==> flow/design.v <==
module Hq2x #(parameter LENGTH = 16, parameter HALF_DEPTH = 1, parameter DWIDTH = HALF_DEPTH ? 11 : 23)
(
	input             clk,
	input             ce_in,
	input  [DWIDTH:0] inputpixel,
	input             mono,
	input             disable_hq2x,
	input             reset_frame,
	input             reset_line,
	input             ce_out,
	input       [1:0] read_y,
	input             hblank,
	output [DWIDTH:0] outpixel
);
localparam AWIDTH = $clog2(LENGTH)-1;
localparam DWIDTH1 = DWIDTH+1;
function [5:0] hq_table;
	input [7:0] idx;
begin
	case (idx)
		8'd0: hq_table = 6'd19;
		8'd1: hq_table = 6'd19;
		8'd2: hq_table = 6'd26;
		8'd3: hq_table = 6'd11;
		8'd4: hq_table = 6'd19;
		8'd5: hq_table = 6'd19;
		8'd6: hq_table = 6'd26;
		8'd7: hq_table = 6'd11;
		8'd8: hq_table = 6'd23;
		8'd9: hq_table = 6'd15;
		8'd10: hq_table = 6'd47;
		8'd11: hq_table = 6'd35;
		8'd12: hq_table = 6'd23;
		8'd13: hq_table = 6'd15;
		8'd14: hq_table = 6'd55;
		8'd15: hq_table = 6'd39;
		8'd16: hq_table = 6'd19;
		8'd17: hq_table = 6'd19;
		8'd18: hq_table = 6'd26;
		8'd19: hq_table = 6'd58;
		8'd20: hq_table = 6'd19;
		8'd21: hq_table = 6'd19;
		8'd22: hq_table = 6'd26;
		8'd23: hq_table = 6'd58;
		8'd24: hq_table = 6'd23;
		8'd25: hq_table = 6'd15;
		8'd26: hq_table = 6'd35;
		8'd27: hq_table = 6'd35;
		8'd28: hq_table = 6'd23;
		8'd29: hq_table = 6'd15;
		8'd30: hq_table = 6'd7;
		8'd31: hq_table = 6'd35;
		8'd32: hq_table = 6'd19;
		8'd33: hq_table = 6'd19;
		8'd34: hq_table = 6'd26;
		8'd35: hq_table = 6'd11;
		8'd36: hq_table = 6'd19;
		8'd37: hq_table = 6'd19;
		8'd38: hq_table = 6'd26;
		8'd39: hq_table = 6'd11;
		8'd40: hq_table = 6'd23;
		8'd41: hq_table = 6'd15;
		8'd42: hq_table = 6'd55;
		8'd43: hq_table = 6'd39;
		8'd44: hq_table = 6'd23;
		8'd45: hq_table = 6'd15;
		8'd46: hq_table = 6'd51;
		8'd47: hq_table = 6'd43;
		8'd48: hq_table = 6'd19;
		8'd49: hq_table = 6'd19;
		8'd50: hq_table = 6'd26;
		8'd51: hq_table = 6'd58;
		8'd52: hq_table = 6'd19;
		8'd53: hq_table = 6'd19;
		8'd54: hq_table = 6'd26;
		8'd55: hq_table = 6'd58;
		8'd56: hq_table = 6'd23;
		8'd57: hq_table = 6'd15;
		8'd58: hq_table = 6'd51;
		8'd59: hq_table = 6'd35;
		8'd60: hq_table = 6'd23;
		8'd61: hq_table = 6'd15;
		8'd62: hq_table = 6'd7;
		8'd63: hq_table = 6'd43;
		8'd64: hq_table = 6'd19;
		8'd65: hq_table = 6'd19;
		8'd66: hq_table = 6'd26;
		8'd67: hq_table = 6'd11;
		8'd68: hq_table = 6'd19;
		8'd69: hq_table = 6'd19;
		8'd70: hq_table = 6'd26;
		8'd71: hq_table = 6'd11;
		8'd72: hq_table = 6'd23;
		8'd73: hq_table = 6'd61;
		8'd74: hq_table = 6'd35;
		8'd75: hq_table = 6'd35;
		8'd76: hq_table = 6'd23;
		8'd77: hq_table = 6'd61;
		8'd78: hq_table = 6'd51;
		8'd79: hq_table = 6'd35;
		8'd80: hq_table = 6'd19;
		8'd81: hq_table = 6'd19;
		8'd82: hq_table = 6'd26;
		8'd83: hq_table = 6'd11;
		8'd84: hq_table = 6'd19;
		8'd85: hq_table = 6'd19;
		8'd86: hq_table = 6'd26;
		8'd87: hq_table = 6'd11;
		8'd88: hq_table = 6'd23;
		8'd89: hq_table = 6'd15;
		8'd90: hq_table = 6'd51;
		8'd91: hq_table = 6'd35;
		8'd92: hq_table = 6'd23;
		8'd93: hq_table = 6'd15;
		8'd94: hq_table = 6'd51;
		8'd95: hq_table = 6'd35;
		8'd96: hq_table = 6'd19;
		8'd97: hq_table = 6'd19;
		8'd98: hq_table = 6'd26;
		8'd99: hq_table = 6'd11;
		8'd100: hq_table = 6'd19;
		8'd101: hq_table = 6'd19;
		8'd102: hq_table = 6'd26;
		8'd103: hq_table = 6'd11;
		8'd104: hq_table = 6'd23;
		8'd105: hq_table = 6'd61;
		8'd106: hq_table = 6'd7;
		8'd107: hq_table = 6'd35;
		8'd108: hq_table = 6'd23;
		8'd109: hq_table = 6'd61;
		8'd110: hq_table = 6'd7;
		8'd111: hq_table = 6'd43;
		8'd112: hq_table = 6'd19;
		8'd113: hq_table = 6'd19;
		8'd114: hq_table = 6'd26;
		8'd115: hq_table = 6'd11;
		8'd116: hq_table = 6'd19;
		8'd117: hq_table = 6'd19;
		8'd118: hq_table = 6'd26;
		8'd119: hq_table = 6'd58;
		8'd120: hq_table = 6'd23;
		8'd121: hq_table = 6'd15;
		8'd122: hq_table = 6'd51;
		8'd123: hq_table = 6'd35;
		8'd124: hq_table = 6'd23;
		8'd125: hq_table = 6'd61;
		8'd126: hq_table = 6'd7;
		8'd127: hq_table = 6'd43;
		8'd128: hq_table = 6'd19;
		8'd129: hq_table = 6'd19;
		8'd130: hq_table = 6'd26;
		8'd131: hq_table = 6'd11;
		8'd132: hq_table = 6'd19;
		8'd133: hq_table = 6'd19;
		8'd134: hq_table = 6'd26;
		8'd135: hq_table = 6'd11;
		8'd136: hq_table = 6'd23;
		8'd137: hq_table = 6'd15;
		8'd138: hq_table = 6'd47;
		8'd139: hq_table = 6'd35;
		8'd140: hq_table = 6'd23;
		8'd141: hq_table = 6'd15;
		8'd142: hq_table = 6'd55;
		8'd143: hq_table = 6'd39;
		8'd144: hq_table = 6'd19;
		8'd145: hq_table = 6'd19;
		8'd146: hq_table = 6'd26;
		8'd147: hq_table = 6'd11;
		8'd148: hq_table = 6'd19;
		8'd149: hq_table = 6'd19;
		8'd150: hq_table = 6'd26;
		8'd151: hq_table = 6'd11;
		8'd152: hq_table = 6'd23;
		8'd153: hq_table = 6'd15;
		8'd154: hq_table = 6'd51;
		8'd155: hq_table = 6'd35;
		8'd156: hq_table = 6'd23;
		8'd157: hq_table = 6'd15;
		8'd158: hq_table = 6'd51;
		8'd159: hq_table = 6'd35;
		8'd160: hq_table = 6'd19;
		8'd161: hq_table = 6'd19;
		8'd162: hq_table = 6'd26;
		8'd163: hq_table = 6'd11;
		8'd164: hq_table = 6'd19;
		8'd165: hq_table = 6'd19;
		8'd166: hq_table = 6'd26;
		8'd167: hq_table = 6'd11;
		8'd168: hq_table = 6'd23;
		8'd169: hq_table = 6'd15;
		8'd170: hq_table = 6'd55;
		8'd171: hq_table = 6'd39;
		8'd172: hq_table = 6'd23;
		8'd173: hq_table = 6'd15;
		8'd174: hq_table = 6'd51;
		8'd175: hq_table = 6'd43;
		8'd176: hq_table = 6'd19;
		8'd177: hq_table = 6'd19;
		8'd178: hq_table = 6'd26;
		8'd179: hq_table = 6'd11;
		8'd180: hq_table = 6'd19;
		8'd181: hq_table = 6'd19;
		8'd182: hq_table = 6'd26;
		8'd183: hq_table = 6'd11;
		8'd184: hq_table = 6'd23;
		8'd185: hq_table = 6'd15;
		8'd186: hq_table = 6'd51;
		8'd187: hq_table = 6'd39;
		8'd188: hq_table = 6'd23;
		8'd189: hq_table = 6'd15;
		8'd190: hq_table = 6'd7;
		8'd191: hq_table = 6'd43;
		8'd192: hq_table = 6'd19;
		8'd193: hq_table = 6'd19;
		8'd194: hq_table = 6'd26;
		8'd195: hq_table = 6'd11;
		8'd196: hq_table = 6'd19;
		8'd197: hq_table = 6'd19;
		8'd198: hq_table = 6'd26;
		8'd199: hq_table = 6'd11;
		8'd200: hq_table = 6'd23;
		8'd201: hq_table = 6'd15;
		8'd202: hq_table = 6'd51;
		8'd203: hq_table = 6'd35;
		8'd204: hq_table = 6'd23;
		8'd205: hq_table = 6'd15;
		8'd206: hq_table = 6'd51;
		8'd207: hq_table = 6'd39;
		8'd208: hq_table = 6'd19;
		8'd209: hq_table = 6'd19;
		8'd210: hq_table = 6'd26;
		8'd211: hq_table = 6'd11;
		8'd212: hq_table = 6'd19;
		8'd213: hq_table = 6'd19;
		8'd214: hq_table = 6'd26;
		8'd215: hq_table = 6'd11;
		8'd216: hq_table = 6'd23;
		8'd217: hq_table = 6'd15;
		8'd218: hq_table = 6'd51;
		8'd219: hq_table = 6'd35;
		8'd220: hq_table = 6'd23;
		8'd221: hq_table = 6'd15;
		8'd222: hq_table = 6'd7;
		8'd223: hq_table = 6'd35;
		8'd224: hq_table = 6'd19;
		8'd225: hq_table = 6'd19;
		8'd226: hq_table = 6'd26;
		8'd227: hq_table = 6'd11;
		8'd228: hq_table = 6'd19;
		8'd229: hq_table = 6'd19;
		8'd230: hq_table = 6'd26;
		8'd231: hq_table = 6'd11;
		8'd232: hq_table = 6'd23;
		8'd233: hq_table = 6'd15;
		8'd234: hq_table = 6'd51;
		8'd235: hq_table = 6'd35;
		8'd236: hq_table = 6'd23;
		8'd237: hq_table = 6'd15;
		8'd238: hq_table = 6'd7;
		8'd239: hq_table = 6'd43;
		8'd240: hq_table = 6'd19;
		8'd241: hq_table = 6'd19;
		8'd242: hq_table = 6'd26;
		8'd243: hq_table = 6'd11;
		8'd244: hq_table = 6'd19;
		8'd245: hq_table = 6'd19;
		8'd246: hq_table = 6'd26;
		8'd247: hq_table = 6'd11;
		8'd248: hq_table = 6'd23;
		8'd249: hq_table = 6'd15;
		8'd250: hq_table = 6'd7;
		8'd251: hq_table = 6'd35;
		8'd252: hq_table = 6'd23;
		8'd253: hq_table = 6'd15;
		8'd254: hq_table = 6'd7;
		8'd255: hq_table = 6'd43;
		default: hq_table = 6'd0;
	endcase
end
endfunction
wire [5:0] hqrule = hq_table(nextpatt);
reg [23:0] Prev0, Prev1, Prev2, Curr0, Curr1, Curr2, Next0, Next1, Next2;
reg [23:0] A, B, D, F, G, H;
reg  [7:0] pattern, nextpatt;
reg  [1:0] cyc;
reg  curbuf;
reg  prevbuf;
wire iobuf = !curbuf;
wire diff0, diff1;
DiffCheck diffcheck0(Curr1, (cyc == 0) ? Prev0 : (cyc == 1) ? Curr0 : (cyc == 2) ? Prev2 : Next1, diff0);
DiffCheck diffcheck1(Curr1, (cyc == 0) ? Prev1 : (cyc == 1) ? Next0 : (cyc == 2) ? Curr2 : Next2, diff1);
wire [7:0] new_pattern = {diff1, diff0, pattern[7:2]};
wire [23:0] X = (cyc == 0) ? A : (cyc == 1) ? Prev1 : (cyc == 2) ? Next1 : G;
wire [23:0] blend_result_pre;
Blend blender(clk, ce_in, disable_hq2x ? 6'd0 : hqrule, Curr0, X, B, D, F, H, blend_result_pre);
wire [DWIDTH:0] Curr20tmp;
wire     [23:0] Curr20 = HALF_DEPTH ? h2rgb(Curr20tmp) : Curr20tmp;
wire [DWIDTH:0] Curr21tmp;
wire     [23:0] Curr21 = HALF_DEPTH ? h2rgb(Curr21tmp) : Curr21tmp;
reg  [AWIDTH:0] wrin_addr2;
reg  [DWIDTH:0] wrpix;
reg             wrin_en;
function [23:0] h2rgb;
	input [11:0] v;
begin
	h2rgb = mono ? {v[7:0], v[7:0], v[7:0]} : {v[11:8],v[11:8],v[7:4],v[7:4],v[3:0],v[3:0]};
end
endfunction
function [11:0] rgb2h;
	input [23:0] v;
begin
	rgb2h = mono ? {4'b0000, v[23:20], v[19:16]} : {v[23:20], v[15:12], v[7:4]};
end
endfunction
hq2x_in #(.LENGTH(LENGTH), .DWIDTH(DWIDTH)) hq2x_in
(
	.clk(clk),
	.rdaddr(offs),
	.rdbuf0(prevbuf),
	.rdbuf1(curbuf),
	.q0(Curr20tmp),
	.q1(Curr21tmp),
	.wraddr(wrin_addr2),
	.wrbuf(iobuf),
	.data(wrpix),
	.wren(wrin_en)
);
reg     [AWIDTH+1:0] read_x;
reg     [AWIDTH+1:0] wrout_addr; 
reg                  wrout_en;
reg  [DWIDTH1*4-1:0] wrdata, wrdata_pre;
wire [DWIDTH1*4-1:0] outpixel_x4;
reg  [DWIDTH1*2-1:0] outpixel_x2;
assign outpixel = read_x[0] ? outpixel_x2[DWIDTH1*2-1:DWIDTH1] : outpixel_x2[DWIDTH:0];
hq2x_buf #(.NUMWORDS(LENGTH*2), .AWIDTH(AWIDTH+1), .DWIDTH(DWIDTH1*4-1)) hq2x_out
(
	.clock(clk),
	.rdaddress({read_x[AWIDTH+1:1],read_y[1]}),
	.q(outpixel_x4),
	.data(wrdata),
	.wraddress(wrout_addr),
	.wren(wrout_en)
);
always @(posedge clk) begin
	if(ce_out) begin
		if(read_x[0]) outpixel_x2 <= read_y[0] ? outpixel_x4[DWIDTH1*4-1:DWIDTH1*2] : outpixel_x4[DWIDTH1*2-1:0];
		if(~hblank & ~&read_x) read_x <= read_x + 1'd1;
		if(hblank) read_x <= 0;
	end
end
wire [DWIDTH:0] blend_result = HALF_DEPTH ? rgb2h(blend_result_pre) : blend_result_pre[DWIDTH:0];
reg [AWIDTH:0] offs;
reg old_reset_line;
reg old_reset_frame;
reg [3:0] wrdata_finished;
reg [AWIDTH+1:0] waddr;
always @(posedge clk) begin
	wrout_en <= 0;
	wrin_en  <= 0;
	if(ce_in) begin
		case(cyc)
			0: wrdata[DWIDTH:0]                   <= blend_result;
			1: wrdata[DWIDTH1+DWIDTH:DWIDTH1]     <= blend_result;
			2: wrdata[DWIDTH1*3+DWIDTH:DWIDTH1*3] <= blend_result;
			3: wrdata[DWIDTH1*2+DWIDTH:DWIDTH1*2] <= blend_result;
		endcase
		wrdata_finished <= wrdata_finished << 1;
		if(wrdata_finished[3]) begin
			wrout_en <= 1;
			wrout_addr <= waddr;
		end
		if(~&offs) begin
			if (cyc == 1) begin
				Prev2 <= Curr20;
				Curr2 <= Curr21;
				Next2 <= HALF_DEPTH ? h2rgb(inputpixel) : inputpixel;
				wrpix <= inputpixel;
				wrin_addr2 <= offs;
				wrin_en <= 1;
			end
			if(cyc==3) begin
				offs <= offs + 1'd1;
				waddr <= {offs, curbuf};
				wrdata_finished[0] <= 1;
			end
		end
		pattern <= new_pattern;
		if(cyc==3) begin
			nextpatt <= {new_pattern[7:6], new_pattern[3], new_pattern[5], new_pattern[2], new_pattern[4], new_pattern[1:0]};
			{A, G} <= {Prev0, Next0};
			{B, F, H, D} <= {Prev1, Curr2, Next1, Curr0};
			{Prev0, Prev1} <= {Prev1, Prev2};
			{Curr0, Curr1} <= {Curr1, Curr2};
			{Next0, Next1} <= {Next1, Next2};
		end else begin
			nextpatt <= {nextpatt[5], nextpatt[3], nextpatt[0], nextpatt[6], nextpatt[1], nextpatt[7], nextpatt[4], nextpatt[2]};
			{B, F, H, D} <= {F, H, D, B};
		end
		cyc <= cyc + 1'b1;
		if(old_reset_line && ~reset_line) begin
			old_reset_frame <= reset_frame;
			offs <= 0;
			cyc <= 0;
			curbuf <= ~curbuf;
			prevbuf <= curbuf;
			{Prev0, Prev1, Prev2, Curr0, Curr1, Curr2, Next0, Next1, Next2} <= '0;
			if(old_reset_frame & ~reset_frame) begin
				curbuf <= 0;
				prevbuf <= 0;
			end
		end
		old_reset_line  <= reset_line;
	end
end
endmodule
module hq2x_in #(parameter LENGTH = 16, parameter DWIDTH = 11, parameter AWIDTH = $clog2(LENGTH)-1)
(
	input            clk,
	input [AWIDTH:0] rdaddr,
	input            rdbuf0, rdbuf1,
	output[DWIDTH:0] q0,q1,
	input [AWIDTH:0] wraddr,
	input            wrbuf,
	input [DWIDTH:0] data,
	input            wren
);
wire  [DWIDTH:0] out0, out1;
assign q0 = rdbuf0 ? out1 : out0;
assign q1 = rdbuf1 ? out1 : out0;
hq2x_buf #(.NUMWORDS(LENGTH), .AWIDTH(AWIDTH), .DWIDTH(DWIDTH)) buf0(clk,data,rdaddr,wraddr,wren && (wrbuf == 0),out0);
hq2x_buf #(.NUMWORDS(LENGTH), .AWIDTH(AWIDTH), .DWIDTH(DWIDTH)) buf1(clk,data,rdaddr,wraddr,wren && (wrbuf == 1),out1);
endmodule
module hq2x_buf #(parameter NUMWORDS = 16, parameter AWIDTH = 3, parameter DWIDTH = 11)
(
	input                 clock,
	input      [DWIDTH:0] data,
	input      [AWIDTH:0] rdaddress,
	input      [AWIDTH:0] wraddress,
	input                 wren,
	output reg [DWIDTH:0] q
);
reg [DWIDTH:0] ram[0:NUMWORDS-1];
always_ff@(posedge clock) begin
	if(wren) ram[wraddress] <= data;
	q <= ram[rdaddress];
end
endmodule
module DiffCheck
(
	input [23:0] rgb1,
	input [23:0] rgb2,
	output       result
);
	wire [7:0] r = rgb1[7:1]   - rgb2[7:1];
	wire [7:0] g = rgb1[15:9]  - rgb2[15:9];
	wire [7:0] b = rgb1[23:17] - rgb2[23:17];
	wire [8:0] t = $signed(r) + $signed(b);
	wire [9:0] y = $signed(t) + $signed({g[7], g});
	wire [8:0] u = $signed(r) - $signed(b);
	wire [9:0] v = $signed({g, 1'b0}) - $signed(t);
	wire y_inside = (y < 10'h60 || y >= 10'h3a0);
	wire u_inside = (!u[8:4] || &u[8:4]);  
	wire v_inside = (v < 10'h18 || v >= 10'h3e8);
	assign result = !(y_inside && u_inside && v_inside);
endmodule
module Blend
(
	input         clk,
	input         clk_en,
	input   [5:0] rule,
	input  [23:0] E,
	input  [23:0] A,
	input  [23:0] B,
	input  [23:0] D,
	input  [23:0] F,
	input  [23:0] H,
	output reg [23:0] Result
);
	localparam BLEND1 = 7'b110_10_00;  
	localparam BLEND2 = 7'b100_10_10;  
	localparam BLEND3 = 7'b101_10_01;  
	localparam BLEND4 = 7'b110_01_01;  
	localparam BLEND5 = 7'b010_11_11;  
	localparam BLEND6 = 7'b111_00_00;  
	reg [23:0] a,b,d,e,h,f;
	reg  [3:0] bl_rule;
	reg  [1:0] df_rule;
	always @(posedge clk) if (clk_en) begin
		{bl_rule,df_rule} <= rule;
		a <= A; b <= B; d <= D; e <= E; f <= F; h <= H;
	end
	wire is_diff;
	DiffCheck diff_checker(df_rule[1] ? b : h, df_rule[0] ? d : f, is_diff);
	reg [23:0] i10,i20,i30;
	reg  [6:0] op0;
	always @(posedge clk) if (clk_en) begin
		i10 <= e;
		case({!is_diff, bl_rule})
		1,11,12,13,17: {op0, i20, i30} <= {BLEND1, a, 24'd0};
		      2,14,18: {op0, i20, i30} <= {BLEND1, d, 24'd0};
		      3,15,19: {op0, i20, i30} <= {BLEND1, b, 24'd0};
			4,20,24,27: {op0, i20, i30} <= {BLEND2, d, b};
			      5,21: {op0, i20, i30} <= {BLEND2, a, b};
			      6,22: {op0, i20, i30} <= {BLEND2, a, d};
		        25,29: {op0, i20, i30} <= {BLEND5, d, b};
			        26: {op0, i20, i30} <= {BLEND6, d, b};
			        28: {op0, i20, i30} <= {BLEND4, d, b};
			        30: {op0, i20, i30} <= {BLEND3, b, d};
			        31: {op0, i20, i30} <= {BLEND3, d, b};
		      default: {op0, i20, i30} <= {BLEND1, e, 24'd0}; 
		endcase
	end
	reg [23:0] i1,i2,i3;
	reg  [6:0] op;
	always @(posedge clk) if (clk_en) begin
		op <= op0; i1 <= i10; i2 <= i20; i3 <= i30;
	end
	function  [34:0] mul24x3;
		input  [23:0] op1;
		input   [2:0] op2;
	begin
		mul24x3 = 0;
		if(op2[0]) mul24x3 = mul24x3 + {op1[23:16], 4'b0000, op1[15:8], 4'b0000, op1[7:0]};
		if(op2[1]) mul24x3 = mul24x3 + {op1[23:16], 4'b0000, op1[15:8], 4'b0000, op1[7:0], 1'b0};
		if(op2[2]) mul24x3 = mul24x3 + {op1[23:16], 4'b0000, op1[15:8], 4'b0000, op1[7:0], 2'b00};
	end
	endfunction
	wire [35:0] res = {mul24x3(i1, op[6:4]), 1'b0} + mul24x3(i2, {op[3:2], !op[3:2]}) + mul24x3(i3, {op[1:0], !op[3:2]});
	always @(posedge clk) if (clk_en) Result <= {res[35:28],res[23:16],res[11:4]};
endmodule
== From RTL to reports: Hq2x ==
The steps from the RTL of Hq2x to its reports follow in flow order.
Line numbers count from 1 in the design file above.
Library cell names are shortened.
Not given: --

* Top module: Hq2x
* Clock input: clk
* Cell library: sky130hd
* Library corner: tt_025C_1v80

== Elaborated design ==
Yosys after proc, flatten, opt, wreduce and memory -nomap, before mapping. Print and check cells are not counted. Equal cells are merged and count once.
Memory sizes are those after Yosys's memory passes, which may raise the word count (mostly to a power of two), join words into wider ones and drop unused or constant bits.

* Register bits after elaboration: 821
* RAM bits: 1,920
* Bits in read-only memories: 1,536
* Word width x clocked read ports: 78
* Memories kept: 4
* Bits of input ports: 22
* Output and inout port bits: 12
* Cells after elaboration: 257

{| class="wikitable"
|+ Memories
! memory !! words !! width !! read ports !! wr ports !! RTL line !! text
|-
| (no name shown) || 256 || 6 || 1 || 0 || 20 || <nowiki>case (idx)</nowiki>
|-
| hq2x_out.ram || 32 || 48 || 1 || 1 || 442 || <nowiki>reg [DWIDTH:0] ram[0:NUMWORDS-1];</nowiki>
|-
| hq2x_in.buf0.ram || 16 || 12 || 1 || 1 || 442 ||
|-
| hq2x_in.buf1.ram || 16 || 12 || 1 || 1 || 442 ||
|}

* $add $sub $neg: 32
* Order comparisons: 12
* Equality and inequality tests: 29
* Multiplexer cells: 63
* Bitwise logic cells: 8
* Reductions and logical operators: 57

{| class="wikitable"
|+ Operators with widths
! kind !! number
|-
| 24-bit 2-to-1 mux || 31
|-
| 35-bit 2-to-1 mux || 6
|-
| 35-bit by 34-bit adder with 35-bit output || 3
|-
| 32-bit by 33-bit adder with 34-bit output || 3
|-
| 32-bit 2-to-1 mux || 3
|-
| 36-bit by 35-bit adder with 36-bit output || 2
|-
| 7-bit by 7-bit subtractor with 8-bit output || 9
|-
| 24-bit case mux with 3-bit select || 1
|-
| 12-bit 2-to-1 mux || 6
|-
| 5-bit == test with constant B || 14
|-
| 10-bit greater-or-equal comparator with constant B || 6
|-
| 24-bit case mux with 2-bit select || 1
|-
| 48-bit 2-to-1 mux || 1
|-
| 7-bit case mux with 5-bit select || 1
|-
| 10-bit by 5-bit < comparator with 1-bit output with constant B || 3
|-
| 10-bit by 7-bit < comparator with 1-bit output with constant B || 3
|-
| 9-bit by 8-bit adder with 10-bit output || 3
|-
| 9-bit by 9-bit subtractor with 10-bit output || 3
|-
| 8-bit by 8-bit adder with 9-bit output || 3
|-
| 8-bit by 8-bit subtractor with 9-bit output || 3
|-
| 5-bit by 4-bit == test with 1-bit output with constant B || 5
|-
| 5-bit AND reduction || 4
|-
| 2-bit AND reduction || 9
|-
| 4-bit 2-to-1 mux || 4
|-
| 5-bit by 3-bit == test with 1-bit output with constant B || 3
|-
| 5-bit logical NOT || 3
|-
| 12-bit OR reduction || 1
|-
| 3-bit AND reduction || 4
|}

Not listed: further kinds 25, cells in them 63.

== Depth ==
Depth = most cells in a row (Yosys ltp): at word level without a register or memory, in the mapped netlist without a sequential cell, where the memories' decode and read muxes count.

* Word-level depth: 13
* ABC_AREA: 0
* Gate-level depth with buffers: 32
* Mapped depth without buffers: 29

== Mapped cells and area ==
Yosys stat after the flow's synthesis: flattened, memories mapped to cells. It holds for the ABC_AREA given above (unset counts as 0); a run with the other value may have another netlist.

* Mapped cells: 6,951
* Mapped area: 121,895.7 um^2
* Sequential part of the area: 83,430.0 um^2
* Flip-flops: 2,803
* Buffer cells: 324

{| class="wikitable"
|+ Cells by type
! type !! number !! total area (um^2)
|-
| edfxtp_1 || 2,729 || 8.19E+04
|-
| mux4_2 || 600 || 1.35E+04
|-
| ha_1 || 343 || 4.29E+03
|-
| mux2_2 || 270 || 3.04E+03
|-
| a21oi_1 || 316 || 1.58E+03
|-
| and2_1 || 237 || 1.48E+03
|-
| dfxtp_1 || 74 || 1.48E+03
|-
| mux2i_1 || 146 || 1.46E+03
|-
| fa_1 || 64 || 1.28E+03
|-
| xnor2_1 || 136 || 1.19E+03
|-
| nor2_1 || 315 || 1.18E+03
|-
| o21ai_0 || 227 || 1,136.09
|-
| inv_1 || 276 || 1.04E+03
|-
| clkbuf_1 || 261 || 979.69
|-
| a21o_1 || 92 || 690.662
|-
| nand2_1 || 168 || 630.605
|-
| xor2_1 || 67 || 586.813
|-
| o21bai_1 || 73 || 548.026
|}

Other cell types: 60; their cells: 557.
The figures by module come from a second, unflattened synthesis with its own total; it is not the netlist above.

* Cells (unflattened synthesis): 8,209
* Area total of the unflattened synthesis: 125,181.3 um^2

Rows give one instance, submodules left out.

{| class="wikitable"
|+ Modules
! module !! times used !! cells !! area (um^2) !! sequential area (um^2)
|-
| hq2x_buf || 1 || 3,365 || 60,723.2 || 47,085.2
|-
| Hq2x || 1 || 1,548 || 21,882.2 || 14,904.3
|-
| Blend || 1 || 1,758 || 20,704.9 || 9,969.6
|-
| hq2x_buf || 2 || 329 || 7,599.8 || 6,005.8
|-
| DiffCheck || 3 || 284 || 2,097.0 || 0.0
|-
| hq2x_in || 1 || 28 || 380.4 || 0.0
|}

== Path before layout ==
OpenSTA on the mapped netlist: ideal clock, no wires. The path of least setup slack (recovery checks aside). Input and output delay are each 20% of the period. Register names are those of the netlist, which keeps one name where synthesis merged equal registers.

* Path kind: input to register
* From: in ce_in
* To: reg Curr0[0]
* Period: 8.0 ns
* External input delay: 1.600 ns
* Setup time: 0.527 ns
* Time at the first pin: 1.600 ns
* Arrival time: 6.636 ns
* Data required time: 7.473 ns
* Path slack: 0.837 ns
* Delay of the path: 5.563 ns
* Stages on the path: 2
* Path buffers: 0
* Synthesis period reached: 7.163 ns

"delay of the path" is the arrival time less input delay plus setup time.
"stages on the path": output pins that drive a net of the path, with the launching flip-flop's if there is one; two outputs of one cell count as two.
"synthesis period reached" is the clock period less the worst setup slack; recovery checks do not enter. This is arithmetic on one report: input and output delays are still those of the set period (20% each).
Between the ends stands the longest chain of elaborated cells between them, by number of cells; it is not shown to be the way that was timed. Of several equally long chains one is given.
Each line given opens the expression or statement behind the cell; cells for indexed reads and writes are added by Yosys, which also makes memories of some case tables.

* Path through: and2_1 nand2b_1
* Cells in the longest elaborated chain: 1
* Elaborated cells on any way between the ends: 1
* RTL lines with such cells: 0
* Classes of those cells: 1 x reduce/logical

{| class="wikitable"
|+ RTL lines, path after synthesis
! item !! RTL line !! text
|-
| start: declaration || 4 || <nowiki>input ce_in,</nowiki>
|-
| 2-bit AND reduction || -- ||
|-
| end: declaration || 282 || <nowiki>reg [23:0] Prev0, Prev1, Prev2, Curr0, Curr1, Curr2, Next0, Next1, Next2;</nowiki>
|}

== Timing after layout ==
Path of least setup slack in the final report of entry A (OpenROAD, finished layout, wires in). Where an end is a register, its clock arrival counts in the times.

* Path kind: register to register
* From: reg blender.df_rule[0]
* To: reg blender.i20[14]
* Period: 8.0 ns
* Setup time: 0.28 ns
* Time at the first pin: 0.85 ns
* Arrival time: 6.67 ns
* Data required time: 8.55 ns
* Path slack: 1.88 ns
* Stages on the path: 29
* Path buffers: 7

Between the ends stands the longest chain of elaborated cells between them, by number of cells; it is not shown to be the way that was timed. Of several equally long chains one is given.

* Path through: edfxtp_1 buf_4 buf_4 buf_4 mux2i_2 ha_1 a21o_1 a21oi_2 o21bai_1 xor2_1 buf_4 ha_4 inv_1 o21bai_1 a21oi_2 xor2_2 inv_2 ha_4 clkbuf_2 nor3_2 a21oi_1 a32oi_1 or4b_4 a221oi_4 a211oi_2 a311oi_4 buf_4 clkbuf_16 o2111ai_2
* Cells in the longest elaborated chain: 11
* Elaborated cells on any way between the ends: 48
* RTL lines with such cells: 13
* Classes of those cells: 7 x add/sub; 4 x compare; 25 x eq/ne; 2 x mux; 10 x reduce/logical

{| class="wikitable"
|+ RTL lines, path post-layout
! item !! RTL line !! text
|-
| start: declaration || 487 || <nowiki>reg [1:0] df_rule;</nowiki>
|-
| 24-bit 2-to-1 mux || 493 || <nowiki>DiffCheck diff_checker(df_rule[1] ? b : h, df_rule[0] ? d : f, is_diff);</nowiki>
|-
| 7-bit by 7-bit subtractor with 8-bit output || 454 || <nowiki>wire [7:0] r = rgb1[7:1] - rgb2[7:1];</nowiki>
|-
| 8-bit by 8-bit adder with 9-bit output || 457 || <nowiki>wire [8:0] t = $signed(r) + $signed(b);</nowiki>
|-
| 9-bit by 8-bit adder with 10-bit output || 458 || <nowiki>wire [9:0] y = $signed(t) + $signed({g[7], g});</nowiki>
|-
| 10-bit by 7-bit < comparator with 1-bit output || 461 || <nowiki>wire y_inside = (y < 10'h60 || y >= 10'h3a0);</nowiki>
|-
| 1-bit logical OR || 461 ||
|-
| 1-bit logical AND x2 || 464 || <nowiki>assign result = !(y_inside && u_inside && v_inside);</nowiki>
|-
| 5-bit by 2-bit == test with 1-bit output || 498 || <nowiki>case({!is_diff, bl_rule})</nowiki>
|-
| 12-bit OR reduction || -- ||
|-
| 24-bit case mux with 3-bit select || 498 ||
|-
| end: declaration || 494 || <nowiki>reg [23:0] i10,i20,i30;</nowiki>
|}

# Flow runs of Hq2x

Below are 3 stored runs of the flow (Yosys, OpenROAD; platform sky130hd) on Hq2x, each with its settings and what was measured, unordered. Constraints: input delay and output delay 20% of the set period each, output load 0.01 pF.
"power": no workload was simulated; the value follows from the tool's default switching activity.

=== Entry A ===
{| class="wikitable"
! Setting !! Value
|-
| CTS_CLUSTER_DIAMETER || 137
|-
| SETUP_SLACK_MARGIN || 1.64
|-
| period_ns || 8.0
|-
| CAP_MARGIN || 20
|-
| CORE_MARGIN || 2
|-
| CORE_UTILIZATION || 40
|-
| SLEW_MARGIN || 20
|-
! Result !! Value
|-
| Cell area after synthesis || 121,895.7 um^2
|-
| Die size || 309,169.0 um^2
|-
| Standard-cell area after layout || 138,829.0 um^2
|-
| Utilization of the finished layout || 45.8%
|-
| Worst setup slack after layout || 1.877 ns
|-
| Total negative slack || 0.000 ns
|-
| Power || 40,073 µW
|}

=== Entry B ===
{| class="wikitable"
! Setting !! Value
|-
| ABC_AREA || 0
|-
| CAP_MARGIN || 25
|-
| CELL_PAD_IN_SITES_DETAIL_PLACEMENT || 1
|-
| CELL_PAD_IN_SITES_GLOBAL_PLACEMENT || 1
|-
| CORE_UTILIZATION || 45
|-
| CTS_CLUSTER_SIZE || 47
|-
| GPL_ROUTABILITY_DRIVEN || 1
|-
| GPL_TIMING_DRIVEN || 0
|-
| MAX_ROUTING_LAYER || met5
|-
| PLACE_DENSITY_LB_ADDON || 0.27
|-
| SLEW_MARGIN || 30
|-
| TNS_END_PERCENT || 5
|-
| period_ns || 10.6
|-
| CORE_MARGIN || 2
|-
! Result !! Value
|-
| Cell area after synthesis || 121,895.7 um^2
|-
| Die size || 275,058.0 um^2
|-
| Standard-cell area after layout || 140,517.0 um^2
|-
| Utilization of the finished layout || 52.0%
|-
| Worst setup slack after layout || 1.820 ns
|-
| Total negative slack || 0.000 ns
|-
| Power || 30,236 µW
|}

=== Entry C ===
{| class="wikitable"
! Setting !! Value
|-
| CAP_MARGIN || 20
|-
| CELL_PAD_IN_SITES_DETAIL_PLACEMENT || 0
|-
| CELL_PAD_IN_SITES_GLOBAL_PLACEMENT || 1
|-
| CORE_UTILIZATION || 64
|-
| CTS_CLUSTER_DIAMETER || 223
|-
| CTS_CLUSTER_SIZE || 35
|-
| GPL_TIMING_DRIVEN || 0
|-
| MAX_ROUTING_LAYER || met5
|-
| MIN_ROUTING_LAYER || met2
|-
| SETUP_SLACK_MARGIN || 0.48
|-
| SLEW_MARGIN || 40
|-
| TNS_END_PERCENT || 10
|-
| period_ns || 8.0
|-
| CORE_MARGIN || 2
|-
! Result !! Value
|-
| Cell area after synthesis || 121,895.7 um^2
|-
| Die size || 193,970.0 um^2
|-
| Standard-cell area after layout || 132,332.0 um^2
|-
| Utilization of the finished layout || 69.7%
|-
| Worst setup slack after layout || 0.659 ns
|-
| Total negative slack || 0.000 ns
|-
| Power || 33,400 µW
|}
